==> flow/design.v <==
module pmi_ram_dp #(
  parameter pmi_wr_addr_depth = 256,
  parameter pmi_wr_addr_width = 8,
  parameter pmi_wr_data_width = 8,
  parameter pmi_rd_addr_depth = 256,
  parameter pmi_rd_addr_width = 8,
  parameter pmi_rd_data_width = 8,
  parameter pmi_regmode       = "reg",
  parameter pmi_resetmode     = "async",
  parameter pmi_family        = "common"
) (
  input  [pmi_wr_data_width-1:0] Data,
  input  [pmi_wr_addr_width-1:0] WrAddress,
  input  [pmi_rd_addr_width-1:0] RdAddress,
  input                          WrClock,
  input                          RdClock,
  input                          WrClockEn,
  input                          RdClockEn,
  input                          WE,
  input                          Reset,
  output reg [pmi_rd_data_width-1:0] Q
);
  localparam AW = $clog2(pmi_wr_addr_depth);
  reg [pmi_wr_data_width-1:0] mem [0:pmi_wr_addr_depth-1];
  reg [AW-1:0] rd_addr_q;
  always @(posedge WrClock)
    if (WrClockEn && WE)
      mem[WrAddress[AW-1:0]] <= Data;
  always @(posedge RdClock or posedge Reset)
    if (Reset) begin
      rd_addr_q <= 'd0;
      Q         <= 'd0;
    end else if (RdClockEn) begin
      rd_addr_q <= RdAddress[AW-1:0];
      Q         <= mem[rd_addr_q];
    end
endmodule
module pmi_mult #(
  parameter pmi_dataa_width         = 16,
  parameter pmi_datab_width         = 16,
  parameter pmi_sign                = "on",
  parameter pmi_additional_pipeline = 1,
  parameter pmi_input_reg           = "on",
  parameter pmi_output_reg          = "on",
  parameter pmi_family              = "common",
  parameter pmi_implementation      = "DSP"
) (
  input  [pmi_dataa_width-1:0] DataA,
  input  [pmi_datab_width-1:0] DataB,
  input                        Clock,
  input                        ClkEn,
  input                        Aclr,
  output reg [pmi_dataa_width+pmi_datab_width-1:0] Result
);
  reg [pmi_dataa_width-1:0] a_q;
  reg [pmi_datab_width-1:0] b_q;
  reg [pmi_dataa_width+pmi_datab_width-1:0] p_q;
  reg [pmi_dataa_width+pmi_datab_width-1:0] p_q2;
  always @(posedge Clock or posedge Aclr)
    if (Aclr) begin
      a_q    <= 'd0;
      b_q    <= 'd0;
      p_q    <= 'd0;
      p_q2   <= 'd0;
      Result <= 'd0;
    end else if (ClkEn) begin
      a_q    <= DataA;
      b_q    <= DataB;
      p_q    <= $signed(a_q) * $signed(b_q);
      p_q2   <= p_q;
      Result <= p_q2;
    end
endmodule
`timescale 1ns / 1ps
module Wienerfilter#(
    parameter WIDTH    = 16,
    parameter COL_NUM  = 128, 
    parameter ROW_NUM  = 2,
    localparam ADDR_DEP  =  COL_NUM * ROW_NUM,
    localparam ADDR_WID  =  $clog2(ADDR_DEP) + 'd1,
    localparam Serial_COL  =  $clog2(COL_NUM) + 'd1,
    localparam Serial_ROW  =  $clog2(ROW_NUM) + 'd1
)
(
input clk,
input rst,
input start,
input [ADDR_WID-1:0]wr_addr,
input ram_wr_en,
input [WIDTH-1:0]ram_data_in,
input  wire[7:0]rd_wiener,
input [1:0]rd_bank,
input      rd_para,
input [Serial_COL-1:0]wr_data_addr,
input ram_wr_data_en,
input [WIDTH-1:0]ram_data_wr_in,
output [WIDTH*2-1:0]DSP_ADD_DATA_o,
output reg[WIDTH*4-1:0]Wiener_data,
output reg Wiener_data_v,
output finish_cal_o,
output wire [WIDTH/2-1:0]ram_data_out_o,
output data_wr_v_o
) ;
localparam INIT      = 0,
           START     = 1, 
           READ_DATA = 2,
           WAIT_READ = 3,
           MULT_CAL  = 4,
           WAIT_CAL  = 5,
           ADD_CAL   = 6,
           DET       = 7, 
           FINISH    = 8;
reg [6:0]STATE;
reg [Serial_COL - 1:0 ]COL_cnt;
reg [Serial_ROW - 1:0 ]ROW_cnt;
reg [ADDR_WID-1:0]rd_ad_para;
reg [ADDR_WID-1:0]rd_addr;
always@(*) begin 
  rd_ad_para = rd_para? {rd_bank,rd_wiener[5:0]}:rd_addr;
end
wire [WIDTH/2-1:0]ram_data_out;
assign ram_data_out_o=ram_data_out;
wire [WIDTH-1:0]ram_data_data_out;
pmi_ram_dp
#(
  .pmi_wr_addr_depth    (ADDR_DEP ),  
  .pmi_wr_addr_width    (ADDR_WID ),  
  .pmi_wr_data_width    (WIDTH/2 ),  
  .pmi_rd_addr_depth    (ADDR_DEP ),  
  .pmi_rd_addr_width    (ADDR_WID ),  
  .pmi_rd_data_width    (WIDTH/2 ),  
  .pmi_regmode          ( "reg" ),  
  .pmi_resetmode        ("async" ),  
  .pmi_family           ("common" )   
) pmi_ram_dp_inst (
  .Data      (ram_data_in ),   
  .WrAddress (wr_addr ),   
  .RdAddress (rd_ad_para), 
  .WrClock   (clk   ),   
  .RdClock   (clk   ),   
  .WrClockEn (1 ),   
  .RdClockEn (1 ),   
  .WE        (ram_wr_en), 
  .Reset     (rst),   
  .Q         (ram_data_out )    
);
pmi_ram_dp
#(
  .pmi_wr_addr_depth    (COL_NUM ),  
  .pmi_wr_addr_width    (Serial_COL ),  
  .pmi_wr_data_width    (WIDTH ),  
  .pmi_rd_addr_depth    (COL_NUM ),  
  .pmi_rd_addr_width    (Serial_COL ),  
  .pmi_rd_data_width    (WIDTH ),  
  .pmi_regmode          ( "reg" ),  
  .pmi_resetmode        ("async" ),  
  .pmi_family           ("common" )   
) pmi_ram_dp_inst_data (
  .Data      (ram_data_wr_in ),   
  .WrAddress (wr_data_addr ),   
  .RdAddress (COL_cnt ),   
  .WrClock   (clk   ),   
  .RdClock   (clk   ),   
  .WrClockEn (1 ),   
  .RdClockEn (1 ),   
  .WE        (ram_wr_data_en), 
  .Reset     (rst),   
  .Q         (ram_data_data_out )    
);
reg finish_cal;
reg [WIDTH*2-1:0]DSP_ADD_DATA;
wire [WIDTH*2-1:0]result;
reg start_mult,start_mult_d,start_mult_dd;
reg data_wr_v;
always@(posedge clk or posedge rst) begin 
 if(rst) begin 
    STATE <= INIT;
    ROW_cnt <= 'd0;
    COL_cnt <= 'd0;
    start_mult <= 'd0;
    finish_cal <= 'd0;
    DSP_ADD_DATA <= 'd0;
    data_wr_v <='d0;
 end
 else begin 
   case(STATE) 
   INIT      :begin
    ROW_cnt <= 'd0;
    COL_cnt <= 'd0;  
    start_mult <= 'd0;
    finish_cal <= 'd0;
    DSP_ADD_DATA <= 'd0;
    data_wr_v <='d0;
    if(start) begin
        STATE <= START;
     end
    else      begin
        STATE <= INIT;
     end
        end
   START     :begin  
       STATE <= READ_DATA;
       start_mult <= 'd0;
       DSP_ADD_DATA <= DSP_ADD_DATA;
       data_wr_v <='d0;
        end
   READ_DATA :begin  
       STATE <= WAIT_READ;
       start_mult <= 'd0;
        end
   WAIT_READ :begin  
       STATE <= MULT_CAL;  
       start_mult <= 'd1;
        end
   MULT_CAL  :begin  
    STATE <= WAIT_CAL;  
    start_mult <= 'd0;
        end
   WAIT_CAL  :begin  
      if(start_mult_dd) begin STATE <= ADD_CAL;  end
      else begin STATE <= WAIT_CAL;  end
        end
   ADD_CAL :begin 
     if(COL_cnt <  COL_NUM - 'd1) begin
        COL_cnt <= COL_cnt + 'd1;
        STATE   <= START;
        data_wr_v <='d0;
        DSP_ADD_DATA <= DSP_ADD_DATA + result;
      end
     else begin
        COL_cnt <= 0;
        STATE   <= DET;
        data_wr_v <='d1;
        DSP_ADD_DATA <= DSP_ADD_DATA+ result;
      end 
   end    
   DET       :begin  
     DSP_ADD_DATA <= 'd0;
     data_wr_v <='d0;
     if(ROW_cnt <  ROW_NUM - 'd1) begin
        ROW_cnt <= ROW_cnt + 'd1;
        STATE   <= START;
        finish_cal <= 'd0;
      end
     else begin 
        ROW_cnt <= 'd0;
        STATE   <= FINISH;
        finish_cal <= 'd1;
     end
        end
   FINISH    :begin  
    data_wr_v <='d0;
    DSP_ADD_DATA <= 'd0;
    finish_cal <= 'd0;
    STATE   <= INIT;
        end
   endcase
 end
end
assign finish_cal_o = finish_cal;
assign DSP_ADD_DATA_o = DSP_ADD_DATA;
always@(posedge clk or posedge rst) begin 
    if(rst) begin 
        start_mult_d<= 'd0;
        start_mult_dd<= 'd0;
    end
    else begin 
        start_mult_d <= start_mult;
        start_mult_dd<= start_mult_d;
    end
   end
   always@(*) begin 
case(ROW_cnt) 
  'd0: rd_addr =  COL_cnt  ;
  'd1: rd_addr =  COL_NUM + COL_cnt ;
  'd2: rd_addr = {COL_NUM,1'd0 } + COL_cnt ;
  'd3: rd_addr = {COL_NUM,1'd0 } + COL_cnt + COL_NUM ;
endcase
   end
wire [WIDTH-1:0]data_in0,data_in1;
assign data_in0 = {{8{ram_data_out[WIDTH/2-1]}},ram_data_out};
 assign data_in1 = ram_data_data_out;
   pmi_mult
   #(
     .pmi_dataa_width         (WIDTH),  
     .pmi_datab_width         (WIDTH ),  
     .pmi_sign                ("on" ),  
     .pmi_additional_pipeline (1 ),  
     .pmi_input_reg           ( "on" ),  
     .pmi_output_reg          ( "on" ),  
     .pmi_family              ("common"  ),  
     .pmi_implementation      ("DSP" )   
   ) pmi_mult_dsp (
     .DataA  (data_in0 ),   
     .DataB  (data_in1 ),   
     .Clock  (clk ),   
     .ClkEn  (1 ),   
     .Aclr   (rst ),   
     .Result (result )    
   );
assign data_wr_v_o = data_wr_v;
always@(posedge clk or posedge rst)
 begin 
   if(rst) begin 
    Wiener_data  <='d0;
    Wiener_data_v<='d0;
   end
   else begin
case(ROW_cnt)
 'd0:begin if(data_wr_v) begin Wiener_data[WIDTH*1-1:WIDTH*0] <= DSP_ADD_DATA[15:0];  Wiener_data_v<='d0; end else begin Wiener_data <= Wiener_data; Wiener_data_v<='d0; end end
 'd1:begin if(data_wr_v) begin Wiener_data[WIDTH*2-1:WIDTH*1] <= DSP_ADD_DATA[15:0];  Wiener_data_v<='d0; end else begin Wiener_data <= Wiener_data; Wiener_data_v<='d0; end end
 'd2:begin if(data_wr_v) begin Wiener_data[WIDTH*3-1:WIDTH*2] <= DSP_ADD_DATA[23:8];  Wiener_data_v<='d0; end else begin Wiener_data <= Wiener_data; Wiener_data_v<='d0; end end
 'd3:begin if(data_wr_v) begin Wiener_data[WIDTH*4-1:WIDTH*3] <= DSP_ADD_DATA[23:8];  Wiener_data_v<='d1; end else begin Wiener_data <= Wiener_data; Wiener_data_v<='d0; end end
endcase 
    end
 end
endmodule
Step by step through the tools: Wienerfilter --
What the tools print for Wienerfilter, step after step. Lines are those of the file above, counted from 1. Operators carry their Yosys type and port widths (W data, S select, Z words). Cell names lack the library's common part. The mark - stands for no value.
Set-up: top module Wienerfilter, clock input clk, standard-cell library sky130hd, corner tt_025C_1v80

Word-level counts --
Yosys after proc, flatten, opt, wreduce and memory -nomap, before mapping. Memory bits, and registers merged into a memory's read port (data or address), are not among the register bits. Print and check cells are not counted. Equal cells are merged and count once. Yosys's memory passes give these memory sizes; they may raise the number of words (mostly to a power of two), join words into wider ones and drop unused or constant bits.
Word-level totals: register bits after elaboration 254, memory bits (writable) 4096, clocked read ports x word width 24, memory cells 2, input port bits 65, output and inout bits 107, word-level cells 86
Cells by class: add/sub/neg operators 6, $mul 1, order comparisons 2, equality and inequality tests 11, mux-type cells 25, reduce/logical cells 18
Memories:
- pmi_ram_dp_inst.mem | words 256, bits a word 8, rd ports 1, wr ports 1, RTL line 24 | reg [pmi_wr_data_width-1:0] mem [0:pmi_wr_addr_depth-1];
- pmi_ram_dp_inst_data.mem | words 128, bits a word 16, rd ports 1, wr ports 1, RTL line 24
Operators by type and width (number):
- $mul A8 B16 Y24 | 1
- $pmux W32 S2 | 1
- $pmux W7 S9 | 1
- $add A32 B32 Y32 | 1
- $pmux W8 S4 | 1
- $mux W8 | 4
- $eq A7 B3 Y1 const B | 4
- $pmux W8 S2 | 1
- $mux W16 | 1
- $eq A7 B2 Y1 const B | 2
- $reduce_bool A2 Y1 | 6
- $reduce_bool A9 Y1 | 1
- $add A1 B8 Y8 const A | 1
- $reduce_and A2 Y1 | 4
- $reduce_or A4 Y1 | 2
- $add A8 B1 Y8 const B | 1
- $lt A8 B7 Y1 const B | 1
- $add A8 B8 Y8 const A | 1
- $add A8 B8 Y8 const B | 1
- $pmux W1 S2 | 4
- $eq A7 B1 Y1 const B | 1
- $eq A7 B4 Y1 const B | 1
- $logic_not A7 Y1 | 1
- $mux W7 | 1
- $reduce_or A3 Y1 | 2
- $mux W1 | 6
- $eq A2 B2 Y1 const B | 2
- $pmux W2 S2 | 1
Other operator kinds: 8; their cells: 9.

Logic depth --
Longest topological path by Yosys (ltp), each cell counted once; first at word level (registers and memories cut), then after technology mapping (sequential cells cut; the memories' decode and read muxes count).
Logic depth: word-level depth 4, ABC_AREA 0, gate-level depth with buffers 19, depth with buffers taken out 18

Mapped cells and area --
Yosys stat after the flow's synthesis: flattened, memories mapped to cells. It holds for the ABC_AREA given above (unset counts as 0); a run with the other value may have another netlist. The area totals of this step are shown rounded.
Synthesis totals: cells in the netlist 7530, synthesis area 0.171 mm², sequential part of the area 0.129 mm², mapped flip-flops 4352, buffer cells 379
Cell types:
- edfxtp_1 | number 4096, total area 1.23E+05 µm²
- mux4_2 | number 1352, total area 3.04E+04 µm²
- dfrtp_1 | number 255, total area 6381.12 µm²
- fa_1 | number 104, total area 2.08E+03 µm²
- nor2_1 | number 454, total area 1.7E+03 µm²
- ha_1 | number 82, total area 1.03E+03 µm²
- mux2_2 | number 87, total area 979.69 µm²
- clkbuf_1 | number 246, total area 923.386 µm²
- and2_1 | number 95, total area 594.32 µm²
- inv_1 | number 150, total area 563.04 µm²
- nand2_1 | number 103, total area 386.621 µm²
- buf_1 | number 78, total area 292.781 µm²
- xnor2_1 | number 32, total area 280.269 µm²
- buf_2 | number 53, total area 265.254 µm²
- a21oi_1 | number 47, total area 235.226 µm²
- o21ai_0 | number 43, total area 215.206 µm²
- a21o_1 | number 26, total area 195.187 µm²
- nand3_1 | number 35, total area 175.168 µm²
Not listed: further types 45, cells in them 192. By module: a second synthesis without flattening, with its own total; a netlist apart from the flattened one above.
Unflattened totals: cells (unflattened synthesis) 9712, area total of the unflattened synthesis 0.181 mm²
Rows give one instance, submodules left out.
By module:
- pmi_ram_dp | times used 1, cells 3912, area 0.0803 mm², sequential area 0.0619 mm²
- pmi_ram_dp | times used 1, cells 3843, area 0.0801 mm², sequential area 0.0621 mm²
- pmi_mult | times used 1, cells 1356, area 0.0145 mm², sequential area 0.0032 mm²
- Wienerfilter | times used 1, cells 601, area 0.00651 mm², sequential area 0.00303 mm²

Timing after synthesis --
OpenSTA on the mapped netlist: ideal clock, no wires. The path of least setup slack (recovery checks aside). Input and output delay are each 20% of the period. Register names are those of the netlist, which keeps one name where synthesis merged equal registers.
Path post-synthesis: path kind register to register, from reg pmi_mult_dsp.a_q[7], to reg pmi_mult_dsp.p_q[30], period 5.6 ns, library setup time 0.125 ns, time at the first pin 0.000 ns, arrival time 4.639 ns, required time 5.475 ns, slack 0.836 ns, path delay 4.764 ns, stages 17, path buffers 1, period reached after synthesis 4.764 ns
"path delay" = arrival - input delay + setup time. "stages" counts driving pins, that of a launching flip-flop among them; a cell with two outputs on the path counts twice. "period reached after synthesis" = period - worst setup slack (recovery checks aside). The figure is calculated, with input and output delays left at 20% of the set period. The rows between start and end are the longest chain of elaborated cells between them; the timing report does not say that the signal goes this way. Where chains are equally long, one stands for them. A line is the first line of the expression or statement that the cell stems from. Yosys adds cells for indexed reads and writes and turns some case tables into memories.
Between the ends, post-synthesis: cell sequence dfrtp_1 -> inv_1 -> buf_1 -> nor2_1 -> fa_1 -> fa_1 -> fa_1 -> inv_1 -> fa_1 -> inv_1 -> ha_1 -> o2111a_1 -> a21o_1 -> o41ai_1 -> o21ai_0 -> a31oi_1 -> xnor2_1, cells in the longest elaborated chain 1, elaborated cells on any way between the ends 1, source lines of those cells 1, classes of those cells 1 x mul
RTL lines, path post-synthesis:
- start: declaration | RTL line 55 | reg [pmi_dataa_width-1:0] a_q;
- start: assignment | RTL line 61 | a_q    <= 'd0;
- start: assignment | RTL line 67 | a_q    <= DataA;
- $mul A8 B16 Y24 | RTL line 69 | p_q    <= $signed(a_q) * $signed(b_q);
- end: assignment | RTL line 63 | p_q    <= 'd0;
- end: assignment | RTL line 69
- end: declaration | RTL line 57 | reg [pmi_dataa_width+pmi_datab_width-1:0] p_q;

Timing after layout --
Path of least setup slack in the final report of stored run 2 (OpenROAD, finished layout, wires in). Where an end is a register, its clock arrival counts in the times.
Path post-layout: path kind register to register, from reg pmi_mult_dsp.a_q[7], to reg pmi_mult_dsp.p_q[22], period 5.53 ns, library setup time 0.12 ns, time at the first pin 0.92 ns, arrival time 5.71 ns, required time 6.31 ns, slack 0.61 ns, stages 17, path buffers 1
The rows between start and end are the longest chain of elaborated cells between them; the timing report does not say that the signal goes this way. Where chains are equally long, one stands for them.
Between the ends, post-layout: cell sequence dfrtp_1 -> inv_1 -> buf_4 -> nor2_1 -> fa_1 -> fa_1 -> fa_1 -> inv_1 -> fa_1 -> inv_1 -> ha_1 -> or3_1 -> a311oi_1 -> o31ai_1 -> a211oi_2 -> a21oi_1 -> xor2_1, cells in the longest elaborated chain 1, elaborated cells on any way between the ends 1, source lines of those cells 1, classes of those cells 1 x mul
RTL lines, path post-layout:
- start: declaration | RTL line 55 | reg [pmi_dataa_width-1:0] a_q;
- start: assignment | RTL line 61 | a_q    <= 'd0;
- start: assignment | RTL line 67 | a_q    <= DataA;
- $mul A8 B16 Y24 | RTL line 69 | p_q    <= $signed(a_q) * $signed(b_q);
- end: assignment | RTL line 63 | p_q    <= 'd0;
- end: assignment | RTL line 69
- end: declaration | RTL line 57 | reg [pmi_dataa_width+pmi_datab_width-1:0] p_q;

## Implementation results

Settings and measured results of 2 stored flow runs for module Wienerfilter (sky130hd), not sorted in any way. The constraints put input and output delay at 20% of the set period each and load the outputs with 0.01 pF.
"time of the worst setup path" means the part of the period allowed to the worst setup path (the constraints hold back 20% at inputs and 20% at outputs) less its slack; where the path has registers, the arrival times of their clocks count too.
"power consumption": no workload was simulated; the value follows from the tool's default switching activity.
The measured numbers are rounded.

[stored run 1] flow files
==> flow/run.sh <==
#!/bin/bash
# the make line also repeats the synthesis and layout settings of config.mk as NAME=value (left out here)
make -C /OpenROAD-flow-scripts/flow DESIGN_CONFIG=/design/flow/config.mk WORK_HOME=/design/flow/orfs CLKGATE_MAP_FILE= finish
==> flow/config.mk <==
export PLATFORM = sky130hd
export DESIGN_NAME = Wienerfilter
export DESIGN_NICKNAME = Wienerfilter
export VERILOG_FILES = /design/flow/design.v
export SDC_FILE = /design/flow/constraint.sdc
export NUM_CORES = 4
export LEC_CHECK = 0
export ABC_AREA = 1
export CAP_MARGIN = 35
export CELL_PAD_IN_SITES_GLOBAL_PLACEMENT = 3
export CORE_ASPECT_RATIO = 1.01
export CORE_MARGIN = 5
export CORE_UTILIZATION = 59
export CTS_CLUSTER_DIAMETER = 254
export GPL_ROUTABILITY_DRIVEN = 0
export GPL_TIMING_DRIVEN = 0
export HOLD_SLACK_MARGIN = -0.01
export MAX_ROUTING_LAYER = met4
export PLACE_DENSITY_LB_ADDON = 0.06
export SETUP_SLACK_MARGIN = 0.32
export SLEW_MARGIN = 20
export TNS_END_PERCENT = 25
==> flow/constraint.sdc <==
create_clock -name core_clock -period 5.53 [get_ports {clk}]
set_input_delay 1.1060 -clock core_clock [delete_from_list [all_inputs] [get_ports {clk}]]
set_output_delay 1.1060 -clock core_clock [all_outputs]
set_load 0.01 [all_outputs]

[stored run 1] result: unfinished; error FLW-0024 in placement

[stored run 2] flow files
==> flow/run.sh <==
#!/bin/bash
# the make line also repeats the synthesis and layout settings of config.mk as NAME=value (left out here)
make -C /OpenROAD-flow-scripts/flow DESIGN_CONFIG=/design/flow/config.mk WORK_HOME=/design/flow/orfs CLKGATE_MAP_FILE= finish
==> flow/config.mk <==
export PLATFORM = sky130hd
export DESIGN_NAME = Wienerfilter
export DESIGN_NICKNAME = Wienerfilter
export VERILOG_FILES = /design/flow/design.v
export SDC_FILE = /design/flow/constraint.sdc
export NUM_CORES = 4
export LEC_CHECK = 0
export CAP_MARGIN = 25
export CELL_PAD_IN_SITES_GLOBAL_PLACEMENT = 2
export CORE_MARGIN = 5
export CORE_UTILIZATION = 63
export GPL_ROUTABILITY_DRIVEN = 0
export HOLD_SLACK_MARGIN = -0.01
export PLACE_DENSITY_LB_ADDON = 0.0
export SETUP_SLACK_MARGIN = 0.32
export SLEW_MARGIN = 20
export TNS_END_PERCENT = 50
==> flow/constraint.sdc <==
create_clock -name core_clock -period 5.53 [get_ports {clk}]
set_input_delay 1.1060 -clock core_clock [delete_from_list [all_inputs] [get_ports {clk}]]
set_output_delay 1.1060 -clock core_clock [all_outputs]
set_load 0.01 [all_outputs]

[stored run 2] result: synthesis area 0.171 mm²; full die area 0.282 mm²; utilization of the finished layout 0.712; setup slack of the worst path 0.606 ns; power consumption 71800 uW; time of the worst setup path 4.92 ns; critical path kind register to register
